==> flow/design.v <==
`timescale 1ns / 1ps
module Contador_Comparador(
	input	clk, rst,
	input enable,
	output reg iguales	
	);
reg [25:0] CuentaCada20ns;
always @ (posedge rst or posedge clk) 
	begin
	  if (rst) CuentaCada20ns <= 0;  
	  else if (iguales) CuentaCada20ns <= 0;
			else if (enable) CuentaCada20ns <= CuentaCada20ns +1;
			else CuentaCada20ns <= CuentaCada20ns;
	end
always @(CuentaCada20ns)
	begin
		if (CuentaCada20ns == 5_000) 
			iguales = 'b1; 
		else iguales = 0;
end
endmodule
`timescale 1ns / 1ps
module Debouncer(
    input Clock,
    input Reset,
    input Switch,
    output reg One_Shot,
	 output reg Sw_Clean
    );
	 parameter [2:0] Ini  = 'b000;
	 parameter [2:0] Shot = 'b001;
	 parameter [2:0] Off1 = 'b011;
	 parameter [2:0] Sw_1 = 'b010;
	 parameter [2:0] Off2 = 'b110;
	 wire Delay_End;
	 reg [2:0] Status;
	 always @ (posedge Reset, posedge Clock)
		begin
			if (Reset)
				Status <= Ini;
			else
				case (Status)
					Ini: if (Switch)
						Status <= Shot;
					else
						Status <= Ini; 
					Shot: Status <= Off1;
					Off1: if (Delay_End)
						Status <= Sw_1;
					else
						Status <= Off1;
					Sw_1: if (~Switch)
						Status <= Off2;
					else
						Status <= Sw_1;
					Off2: if (Delay_End)
						Status <= Ini;
					else
						Status <= Off2;
					default: Status <= Ini;
				endcase
		end
	always @ (Status)
		begin
			case (Status)
				Ini:  begin One_Shot = 'b0; Sw_Clean = 'b0; end
				Shot: begin One_Shot = 'b1; Sw_Clean = 'b0; end
				Off1: begin One_Shot = 'b0; Sw_Clean = 'b1; end
				Sw_1: begin One_Shot = 'b0; Sw_Clean = 'b0; end
				Off2: begin One_Shot = 'b0; Sw_Clean = 'b1; end
				default: begin One_Shot = 'b0; Sw_Clean = 'b0; end
			endcase
		end
	Contador_Comparador CC(.clk(Clock), .rst(Reset), .enable(Switch), .iguales(Delay_End));
endmodule
`timescale 1ns / 1ps
module MaquinaEstados(
	input A,
	input B,
	input clk,
	input reset,
	output reg inc,
	output reg dec
);
parameter espera = 'b0000;
parameter a_0    = 'b0001; 
parameter a_1    = 'b0010; 
parameter b_0    = 'b0011; 
parameter b_1    = 'b0100; 
reg [2:0] estado;
always @ (posedge clk, posedge reset)
begin
	if(reset)
		estado <= 0;
	else
	begin
		case(estado)
		espera:
		begin
			if(A == 1 && B == 0) estado <= a_0;
			else if(B == 1 && A == 0) estado <= b_0;
		end
		a_0:
		begin
			if(B)	estado <= a_1;
		end
		b_0:
		begin
			if(A) estado <= b_1;
		end
		a_1:
		begin
			estado <= espera;
		end
		b_1:
		begin
			estado <= espera;
		end
		default:	estado <= espera;
		endcase
	end
end
always @ (estado)
begin
	case(estado)
	espera:
	begin
		inc = 0;
		dec = 0;
	end
	a_0:
	begin
		inc = 0;
		dec = 0;
	end
	b_0:
	begin
		inc = 0;
		dec = 0;
	end
	a_1:
	begin
		inc = 1;
		dec = 0;
	end
	b_1:
	begin
		inc = 0;
		dec = 1;
	end
	default:
	begin
		inc = 0;
		dec = 0;
	end
	endcase
end
endmodule
`timescale 1ns / 1ps
module SumadorRotary #(parameter [11:0] resetValue = 12'd0)(
	input clk,
	input reset,
	input inc,
	input dec,
	output reg [15:0] result
    );
parameter increase = 15;
	always @ (posedge reset or posedge clk)
		begin
		if(reset) result <= resetValue;
		else if(inc)
		begin
			result <= result+increase;
		end
		else if(dec)
		begin
				result <= result-increase;
		end
		end
endmodule
`timescale 1ns / 1ps
module RotaryEncoders #(parameter [11:0] resetValue = 12'd0)(
	input clk,
	input reset,
	input LeftA,
	input LeftB,
	input RightA,
	input RightB,
	output [15:0] result,
	output [15:0] result2,
	output moved		 
    );
	 wire LeftA_shot;
	 wire LeftB_shot;
	 wire RightA_shot;
	 wire RightB_shot;
	 wire increase;
	 wire decrease;
	 wire [15:0] res;
	 wire increase2;
	 wire decrease2;
	 wire [15:0] res2;
	 Debouncer deb1(.Clock(clk), .Reset(reset), .Switch(LeftA), .Sw_Clean(LeftA_shot));
	 Debouncer deb2(.Clock(clk), .Reset(reset), .Switch(LeftB), .Sw_Clean(LeftB_shot));
	 MaquinaEstados maquina1(.A(LeftA_shot), .B(LeftB_shot), .clk(clk), .reset(reset), .inc(increase), .dec(decrease));
	 SumadorRotary #(resetValue) sumador(.clk(clk), .reset(reset), .inc(increase), .dec(decrease), .result(res));
	 Debouncer deb4(.Clock(clk), .Reset(reset), .Switch(RightA), .Sw_Clean(RightA_shot));
	 Debouncer deb3(.Clock(clk), .Reset(reset), .Switch(RightB), .Sw_Clean(RightB_shot));
	 MaquinaEstados maquina2(.A(RightA_shot), .B(RightB_shot), .clk(clk), .reset(reset), .inc(increase2), .dec(decrease2));
	 SumadorRotary #(resetValue) sumador2(.clk(clk), .reset(reset), .inc(increase2), .dec(decrease2), .result(res2));
	 assign result = res;
	 assign result2 = res2;
	 assign moved = increase | decrease | increase2 | decrease2;
endmodule
`timescale 1ns / 1ps
module clockdiv(
	input wire clk,		 
	input wire clr,		 
	output wire dclk,		 
	output wire segclk	 
	);
reg [16:0] q;
always @(posedge clk or posedge clr)
begin
	if (clr == 1)
		q <= 0;
	else
		q <= q + 1;
end
assign segclk = q[16];
assign dclk = q[0];
endmodule
`timescale 1ns / 1ps
module vga640x480(
	input wire clk,			      
	input wire pix_en,		      
	input wire moved,		      
	input wire clr,	           
	input [15:0] posx,
	input [15:0] posy,
	input [15:0] posx2,
	input [15:0] posy2,
	output wire hsync,		  
	output wire vsync,		 
	output reg[2:0] red,	      
	output reg[2:0] green,    
	output reg[1:0] blue,	    
	output [3:0] score1,
	output [3:0] score2
	);
parameter cursor_width  = 20;
parameter cursor_height = 20;
parameter ball_size = 10;
reg [15:0] ball_x;
reg [15:0] ball_y;
localparam [6:0] cursor_size_player1 = 20;
localparam [6:0] cursor_size_player2 = 20;
reg [3:0] player1_score;
reg [3:0] player2_score;
reg [7:0] player1_color;
reg [7:0] player2_color;
parameter hpixels  = 800;        
parameter vlines   = 521;       
parameter hpulse   = 96; 	    
parameter vpulse   = 2; 	   
parameter hbp      = 144; 	  
parameter hfp      = 784; 	 
parameter vbp      = 31;   
parameter vfp      = 511; 
reg [9:0] hc;
reg [9:0] vc;
always @(posedge clk or posedge clr)
begin
	if (clr == 1)
	begin
		hc <= 0;
		vc <= 0;
	end
	else if (pix_en)
	begin
		if (hc < hpixels - 1)
			hc <= hc + 1;
		else
		begin
			hc <= 0;
			if (vc < vlines - 1)
				vc <= vc + 1;
			else
				vc <= 0;
		end
	end
end
assign hsync = (hc < hpulse) ? 0:1;
assign vsync = (vc < vpulse) ? 0:1;
reg printH_player1;
reg printV_player1;
reg printH_ball;
reg printV_ball;
reg printH_player2;
reg printV_player2;
always @*
begin
	printV_player1 = (vc > vbp + posy && vc < vbp + posy + cursor_size_player1);
	printV_player2 = (vc > vbp + posy2 && vc < vbp + posy2 + cursor_size_player2);
	printV_ball    = (vc > vbp + ball_y && vc < vbp + ball_y + ball_size);
end
always @*
begin
	printH_player1 = (hc > hbp + posx && hc < hbp + posx + cursor_size_player1);
	printH_player2 = (hc > hbp + posx2 && hc < hbp + posx2 + cursor_size_player2);
	printH_ball    = (hc > hbp + ball_x && hc < hbp + ball_x + ball_size);
end
always @ (printH_player1, printV_player1, printH_player2, printV_player2, printH_ball, printV_ball, player1_color, player2_color)
begin
	if(printH_player1 && printV_player1 && printH_ball && printV_ball && printH_player2 && printV_player2)
	begin
		red = 3'b101;
		green = 3'b110;
		blue = 2'b01;
	end
	else if(printH_player1 && printV_player1)
	begin
		red = player1_color[7:5];
		green = player1_color[4:2];
		blue = player1_color[1:0];
	end
	else if(printH_player2 && printV_player2)
	begin
		red = player2_color[7:5];
		green = player2_color[4:2];
		blue = player2_color[1:0];
	end
	else if(printH_ball && printV_ball)
	begin
		red = 3'b001;
		green = 3'b111;
		blue = 2'b01;
	end
	else
	begin
		red = 3'b000;
		green = 3'b000;
		blue = 2'b00;
	end
end
reg [8:0] random;
always @(posedge clk or posedge clr)
begin
	if (clr == 1)
		random <= 0;
	else if (pix_en)
	begin
		if (random == 400)
			random <= 0;
		else
			random <= random + 1'b1;
	end
end
reg moved_q;
always @(posedge clk or posedge clr)
begin
	if (clr == 1)
	begin
		moved_q <= 0;
		ball_x <= 300;
		ball_y <= 300;
		player1_score <= 0;
		player2_score <= 0;
		player1_color <= 8'b11100110;
		player2_color <= 8'b00101011;
	end
	else
	begin
		moved_q <= moved;
		if (moved_q)
		begin
			if((ball_x >= posx && ball_x <= posx + cursor_size_player1) && (ball_y >= posy && ball_y <= posy + cursor_size_player1))
			begin
				ball_x <= random[8:0] ;
				ball_y <= random[8:0] ;
				player1_score <= player1_score + 1;
				player1_color <= player1_color+1;
			end
			else if((ball_x >= posx2 && ball_x <= posx2 + cursor_size_player2) && (ball_y >= posy2 && ball_y <= posy2 + cursor_size_player2))
			begin
				ball_x <= random[8:0] ;
				ball_y <= random[8:0] ;
				player2_score <= player2_score + 1;
				player2_color <= player2_color+1;
			end
		end
	end
end
assign score1 = player1_score;
assign score2 = player2_score;
endmodule
`timescale 1ns / 1ps
module nCounter #(parameter integer limit=2, parameter busSize = 4)(
    input clk, enable, rst,
    output reg [busSize-1:0] count,
	 output reg overflow
    );
	 always @ (posedge rst, posedge clk)
	 begin
		if(rst)
		begin
			count<='b0;
			overflow <= 0;
		end
		else
		begin
		overflow <= 0;
		if(count == limit)  
			begin
				count<='b0;
				overflow <= 1;
			end
		else if(enable)
			count<=count+'b1;
		end
	 end
endmodule
`timescale 1ns / 1ps
module Timer #(parameter busSize = 26, parameter binTime = 50_000_000)(
    input clk, enable, rst,
    output reg toggle
    );
	 reg [busSize-1:0] localCount;
	 reg [busSize-1:0] limit;
	always @ (posedge rst, posedge clk) 
	begin
		if (rst) begin localCount <= 0; limit <= binTime; end
		else if (toggle) localCount <= 0;
		else if (enable) localCount <= localCount +1;
	end
	always @ (limit, localCount) 
	begin
		if (localCount == limit) toggle = 'b1; 
		else toggle = 'b0;
	end
endmodule
`timescale 1ns / 1ps
module Mux4_4(
    input [3:0] numA,
	 input [3:0] numB,
	 input [3:0] numC,
	 input [3:0] numD,
    input [1:0] sw,
    output [3:0] out
    );
	 assign out = (sw[0] == 1) ? (sw[1] == 1 ? numD : numB) : (sw[1] == 1 ? numC : numA);
endmodule
`timescale 1ns / 1ps
module bin_to_hex(
    input w,
    input x,
    input y,
    input z,
    output [6:0] num
    );
		assign num[6]= (~w&~x&~y&z)| (~w&x&~y&~z)| (w&x&~y&z)| (w&~x&y&z);
		assign num[5]= (w&x&y&z)| (w&x&y&~z)| (w&x&~y&~z)| (w&~x&y&z)|(~w&x&y&~z)|(~w&x&~y&z);
		assign num[4]= (~w&~x&y&~z)| (w&x&~y&~z)| (w&x&y);
		assign num[3]= (x&y&z)| (~x&~y&z)| (w&~x&y&~z)| (~w&x&~y&~z);
		assign num[2]= (~w&z)| (~x&~y&z)| (~w&x&~y);
		assign num[1] = (~w&~x&~y&z)| (~w&~x&y&z)| (~w&~x&y&~z)| (~w&x&y&z)| (w&x&~y&z);
		assign num[0]= (~w&~x&~y)| (~w&x&y&z)| (w&x&~y&~z);
endmodule
`timescale 1ns / 1ps
module Display(
	 input clk,
	 input rst,
	 input [3:0]A, 
	 input [3:0]B, 
	 input [3:0]C, 
	 input [3:0]D,
    output [6:0] numOut,
    output [3:0] transistor
    );
	 wire tggl;
	 wire [1:0] switcher;
	 wire [3:0] currentNumber;
	 Timer #(22, 250_000) dispTimer(.clk(clk), .enable(1'b1), .rst(rst), .toggle(tggl));  
	 nCounter #(4, 2) switch(.clk(clk),.count(switcher), .enable(tggl), .rst(rst), .overflow());  
	 Mux4_4 numbers(.sw(switcher), .numA(D), .numB(C), .numC(B), .numD(A), .out(currentNumber));
	 Mux4_4 oneCold(.sw(switcher), .numA(4'b0111), .numB(4'b1011), .numC(4'b1101), .numD(4'b1110), .out(transistor));
	 bin_to_hex converter(.w(currentNumber[3]),.x(currentNumber[2]),.y(currentNumber[1]),.z(currentNumber[0]), .num(numOut));	 
endmodule
`timescale 1ns / 1ps
module SuperBallPickupMasterRotaryChampionDeluxe5(
	input LeftA,
	input LeftB,
	input RightA,
	input RightB,
	input LeftA2,
	input LeftB2,
	input RightA2,
	input RightB2,
	input wire clk,			 
	input wire reset,			 
	output wire [6:0] seg,	 
	output wire [3:0] an,	 
	output wire dp,			 
	output wire [2:0] red,	 
	output wire [2:0] green, 
	output wire [1:0] blue,	 
	output wire hsync,		 
	output wire vsync,			 
	output resetOut
	);
wire segclk;
wire dclk;
assign dp = 1;
wire [15:0] posx;
wire [15:0] posy;
wire [15:0] posx2;
wire [15:0] posy2;
wire moved1;
wire moved2;
RotaryEncoders #(12'd100) rot(.clk(clk),.reset(reset), .LeftA(LeftA),.LeftB(LeftB),.RightA(RightA),.RightB(RightB),.result(posx),.result2(posy),.moved(moved1));
RotaryEncoders #(12'd400) rot2(.clk(clk),.reset(reset), .LeftA(LeftA2),.LeftB(LeftB2),.RightA(RightA2),.RightB(RightB2),.result(posx2),.result2(posy2),.moved(moved2));
clockdiv U1(.clk(clk),.clr(reset),.segclk(segclk),.dclk(dclk));
wire [3:0] score1;
wire [3:0] score2;
vga640x480 U3(.clk(clk),.pix_en(~dclk),.moved(moved1 | moved2),.clr(reset),.hsync(hsync),.vsync(vsync), .posx(posx), .posy(posy),  .posx2(posx2), .posy2(posy2), .red(red),.green(green),.blue(blue),.score1(score1),.score2(score2));
Display outputDisp(.clk(clk),.rst(reset),.A(4'b0001),.B(score1),.C(4'b0010),.D(score2),.numOut(seg),.transistor(an));
assign resetOut = reset;
endmodule
# Tool chain data of SuperBallPickupMasterRotaryChampionDeluxe5
# What the tools print for SuperBallPickupMasterRotaryChampionDeluxe5, step after step.
# Line numbers count from 1 in the design file above.
# Cell names lack the library's common part.
# A cell with n/a has no value.
# setup
top_module,SuperBallPickupMasterRotaryChampionDeluxe5
clock,clk
library,sky130hd
lib_corner,tt_025C_1v80

# Word level
# Source: Yosys, flattened and elaborated, memories not mapped. Widths are those after wreduce. Registers that Yosys merges into a memory's read port (data or address) are not register bits. Print and check cells do not count.
# bits
wordCells,447
in_bits,10
regBits,419
# op_classes
equal,70
reduce_logical,68
logic,72
muxes,135
n_addsub,42
n_cmp,24
# op_table
cell,count
two-way mux 26 bit,16
adder 26 x 1 -> 26 bit with constant B,8
equality test 26 x 13 -> 1 bit with constant B,8
greater-than comparator 10 x 32 -> 1 bit,6
less-than comparator 10 x 32 -> 1 bit,6
two-way mux 16 bit,10
adder 32 x 5 -> 32 bit with constant B,4
two-way mux 3 bit,40
parallel mux 3 bit (select 5 bit),8
equality test 3 x 2 -> 1 bit with constant B,24
greater-or-equal comparator 16 bit,4
<= comparator 16 bit,4
adder 16 x 4 -> 16 bit with constant B,4
subtractor 16 x 4 -> 16 bit with constant B,4
adder 16 x 5 -> 16 bit with constant B,4
adder 32 x 4 -> 32 bit with constant B,2
adder 5 x 16 -> 17 bit with constant A,3
adder 8 x 16 -> 17 bit with constant A,3
two-way mux 1 bit,45
equality test 3 x 1 -> 1 bit with constant B,12
equality test 3 bit with constant B,12
logical NOT 3 bit,12
parallel mux 3 bit (select 3 bit),4
bitwise AND 1 bit,29
OR 1 bit,28
logical AND 1 bit,27
nonzero test 2 bit,13
adder 22 x 1 -> 22 bit with constant B,1
# Other operator kinds: 22; their cells: 70.

# Logic depth
# Yosys ltp: most cells in a row. Word level: on the elaborated netlist, between registers, memories and ports. Mapped: between sequential cells and ports; inverters and the memories' decode and read muxes count.
# depth
depth_word,10
ABC_AREA,0
depth_mapped,19

# Netlist
# Yosys stat after the flow's synthesis: flattened, memories mapped to cells. It holds for the ABC_AREA given above (unset counts as 0); a run with the other value may have another netlist.
# synth_totals
ff_cells,420
buf_cells,78
mapped_area_um2,28543.6
cell_count,3086
seqArea_um2,10556.4
# types
cell,count,area_total_um2
dfrtp_1,383,9.58E+03
ha_1,296,3.7E+03
xnor2_1,264,2.31E+03
xor2_1,148,1.3E+03
nand2_1,260,975.936
dfstp_2,37,972.182
nor2_1,247,927.139
o21ai_0,149,745.715
inv_1,179,671.894
nand3_1,134,670.643
nand4_1,99,619.344
a21oi_1,119,595.571
and3_1,77,481.712
a21o_1,46,345.331
nor4_1,54,337.824
nor3_1,66,330.317
clkbuf_1,71,266.506
nor2b_1,37,231.472
# Not listed: further types 72, cells in them 420.
# By module: a second synthesis without flattening, with its own total; a netlist apart from the flattened one above.
# unflattened
cells_unflattened,3295
hier_area_um2,31630.3
# Rows give one instance, submodules left out.
# by_module
mod,mod_seq_area_um2,n_inst,mod_area_um2,n_cells
vga640x480,1592.8,1,10829.1,1320
Contador_Comparador,650.6,8,1345.0,122
SumadorRotary #(resetValue=100),404.1,2,1320.0,147
SumadorRotary #(resetValue=400),404.1,2,1320.0,147
Debouncer,126.4,8,185.2,14
Timer,550.5,1,1117.3,108
MaquinaEstados,126.4,4,202.7,17
clockdiv,425.4,1,764.5,63
bin_to_hex,0.0,1,235.2,34
Mux4_4,0.0,2,105.1,4
nCounter,50.0,1,86.3,8
SuperBallPickupMasterRotaryChampionDeluxe5,0.0,1,32.5,6
RotaryEncoders #(resetValue=100),0.0,1,7.5,1
RotaryEncoders #(resetValue=400),0.0,1,7.5,1
Display,0.0,1,7.5,2

# Path before layout
# Path of least setup slack by OpenSTA after synthesis, without wires, with an ideal clock, recovery checks aside; 20% of the period is set as input and as output delay. Where synthesis merged equal registers, the netlist keeps one of their names.
# synth_timing
path_type,input to output
start,input port reset
end,output port resetOut
t_first_pin_ns,4.000
path_stages,1
output_delay_ns,4.000
tclk_ns,20.0
t_arrival_ns,4.119
path_delay_ns,0.119
setup_slack_ns,11.881
period_less_setup_slack_ns,8.119
# "path_delay_ns" = arrival - input delay + setup time.
# At an output port there is no setup time.
# "path_stages" counts driving pins, that of a launching flip-flop among them; a cell with two outputs on the path counts twice.
# "period_less_setup_slack_ns" is the clock period less the worst setup slack; recovery checks do not enter. This is arithmetic on one report: input and output delays are still those of the set period (20% each).
# synth_between
path_cell_list,buf_4
elab_chain_cells,0
cone_cells,0
cone_lines,0
# synth_lines
item,line,text
from (decl),500,"input wire reset,"
to (decl),509,output resetOut

# Worst path after layout
# From the final timing report of job 1: the path of least setup slack in the routed layout; clock arrival at registers is part of the times.
# layout_timing
path_type,register to output
start,register rot.sumador2.result[2]
end,output port green[0]
tclk_ns,10.1
path_stages,17
t_first_pin_ns,0.61
t_arrival_ns,5.69
output_delay_ns,2.02
setup_slack_ns,2.39
# The rows between start and end are the longest chain of elaborated cells between them; the timing report does not say that the signal goes this way. Where chains are equally long, one stands for them.
# Each line given opens the expression or statement behind the cell; cells for indexed reads and writes are added by Yosys, which also makes memories of some case tables.
# At most two assigning lines are given for a register; there are more.
# layout_between
path_cell_list,dfstp_2 inv_1 ha_1 nor2b_1 a21oi_1 xnor2_1 ha_1 nand4_1 nor3_1 a2111oi_0 nand4_1 or4b_1 nor4_1 nand3_1 mux2_2 a211oi_1 clkdlybuf4s50_1
elab_chain_cells,10
cone_cells,12
classes_between,add/sub: 2; compare: 2; mux: 2; reduce/logical: 6
# layout_lines
item,line,text
from (decl),165,output reg [15:0] result
from (assign),170,if(reset) result <= resetValue;
from (assign),173,result <= result+increase;
adder 5 x 16 -> 17 bit,303,printV_player1 = (vc > vbp + posy && vc < vbp + posy + cursor_size_player1);
adder 32 x 5 -> 32 bit,303,
less-than comparator 10 x 32 -> 1 bit,303,
logical AND 1 bit,303,
logical AND 1 bit x5,315,if(printH_player1 && printV_player1 && printH_ball && printV_ball && printH_player2 && printV_player2)
two-way mux 3 bit,315,
to (decl),505,"output wire [2:0] green,"

# Record of 6 stored runs of the RTL-to-layout flow on SuperBallPickupMasterRotaryChampionDeluxe5, platform sky130hd. The runs are unordered. Constraints: input delay and output delay 20% of the set period each, output load 0.01 pF.
# "period_less_ws_ns" means the clock period less the worst setup slack. The figure is calculated, with input and output delays left at 20% of the set period.
# "worst_setup_path_time_ns" = time allowed to the worst setup path (clock period - input delay - output delay, where it has them) - its slack; a late launch clock adds to it, a late capture clock takes from it.
# By "power_mw" is meant OpenSTA's value without simulated activity: inputs other than the clock are taken to toggle once in ten clock periods, and the tool carries that through the logic.
# Settings: -- = not set for that run.
name,job 1,job 2,job 3,job 4,job 5,job 6
CORE_UTILIZATION,35,50,40,40,40,40
period_ns,10.1,8.32,20.0,5.73,20.0,20.0
CAP_MARGIN,20,20,20,20,20,20
CORE_MARGIN,2,7,7,3,2,2
SLEW_MARGIN,20,25,30,10,20,20
ABC_AREA,--,1,1,0,--,--
CELL_PAD_IN_SITES_GLOBAL_PLACEMENT,--,1,1,--,--,2
CORE_ASPECT_RATIO,--,0.72,0.69,1.78,--,0.69
CTS_CLUSTER_DIAMETER,--,226,--,88,--,--
CTS_CLUSTER_SIZE,--,11,77,--,--,--
GPL_TIMING_DRIVEN,--,0,--,--,--,--
MAX_ROUTING_LAYER,--,met4,met4,met4,--,met4
MIN_ROUTING_LAYER,--,met2,--,met1,--,--
TNS_END_PERCENT,--,50,50,--,--,--
ys_area_um2,28543.6,30922.2,30922.2,28543.6,28543.6,28543.6
design.die.area_um2,83853.7,69097.6,85420.7,74734.9,73511.5,73549.2
final_cell_area_um2,31717.9,33925.0,34132.7,32626.3,31635.3,31596.6
utilization_pct,39.3,55.4,44.7,46.2,44.9,44.7
worstSetupSlack_ns,2.391,1.030,10.729,0.011,9.953,10.063
worst_hold_slack_ns,0.423,0.433,0.434,0.431,0.425,0.433
power_mw,4.126,4.729,2.116,6.908,2.092,2.097
period_less_ws_ns,7.709,7.290,9.271,5.719,10.047,9.937
worst_setup_path_time_ns,5.69,5.63,5.27,4.57,6.05,5.94
timing.worst_path_kind,register to output,register to output,register to output,register to output,register to output,register to output
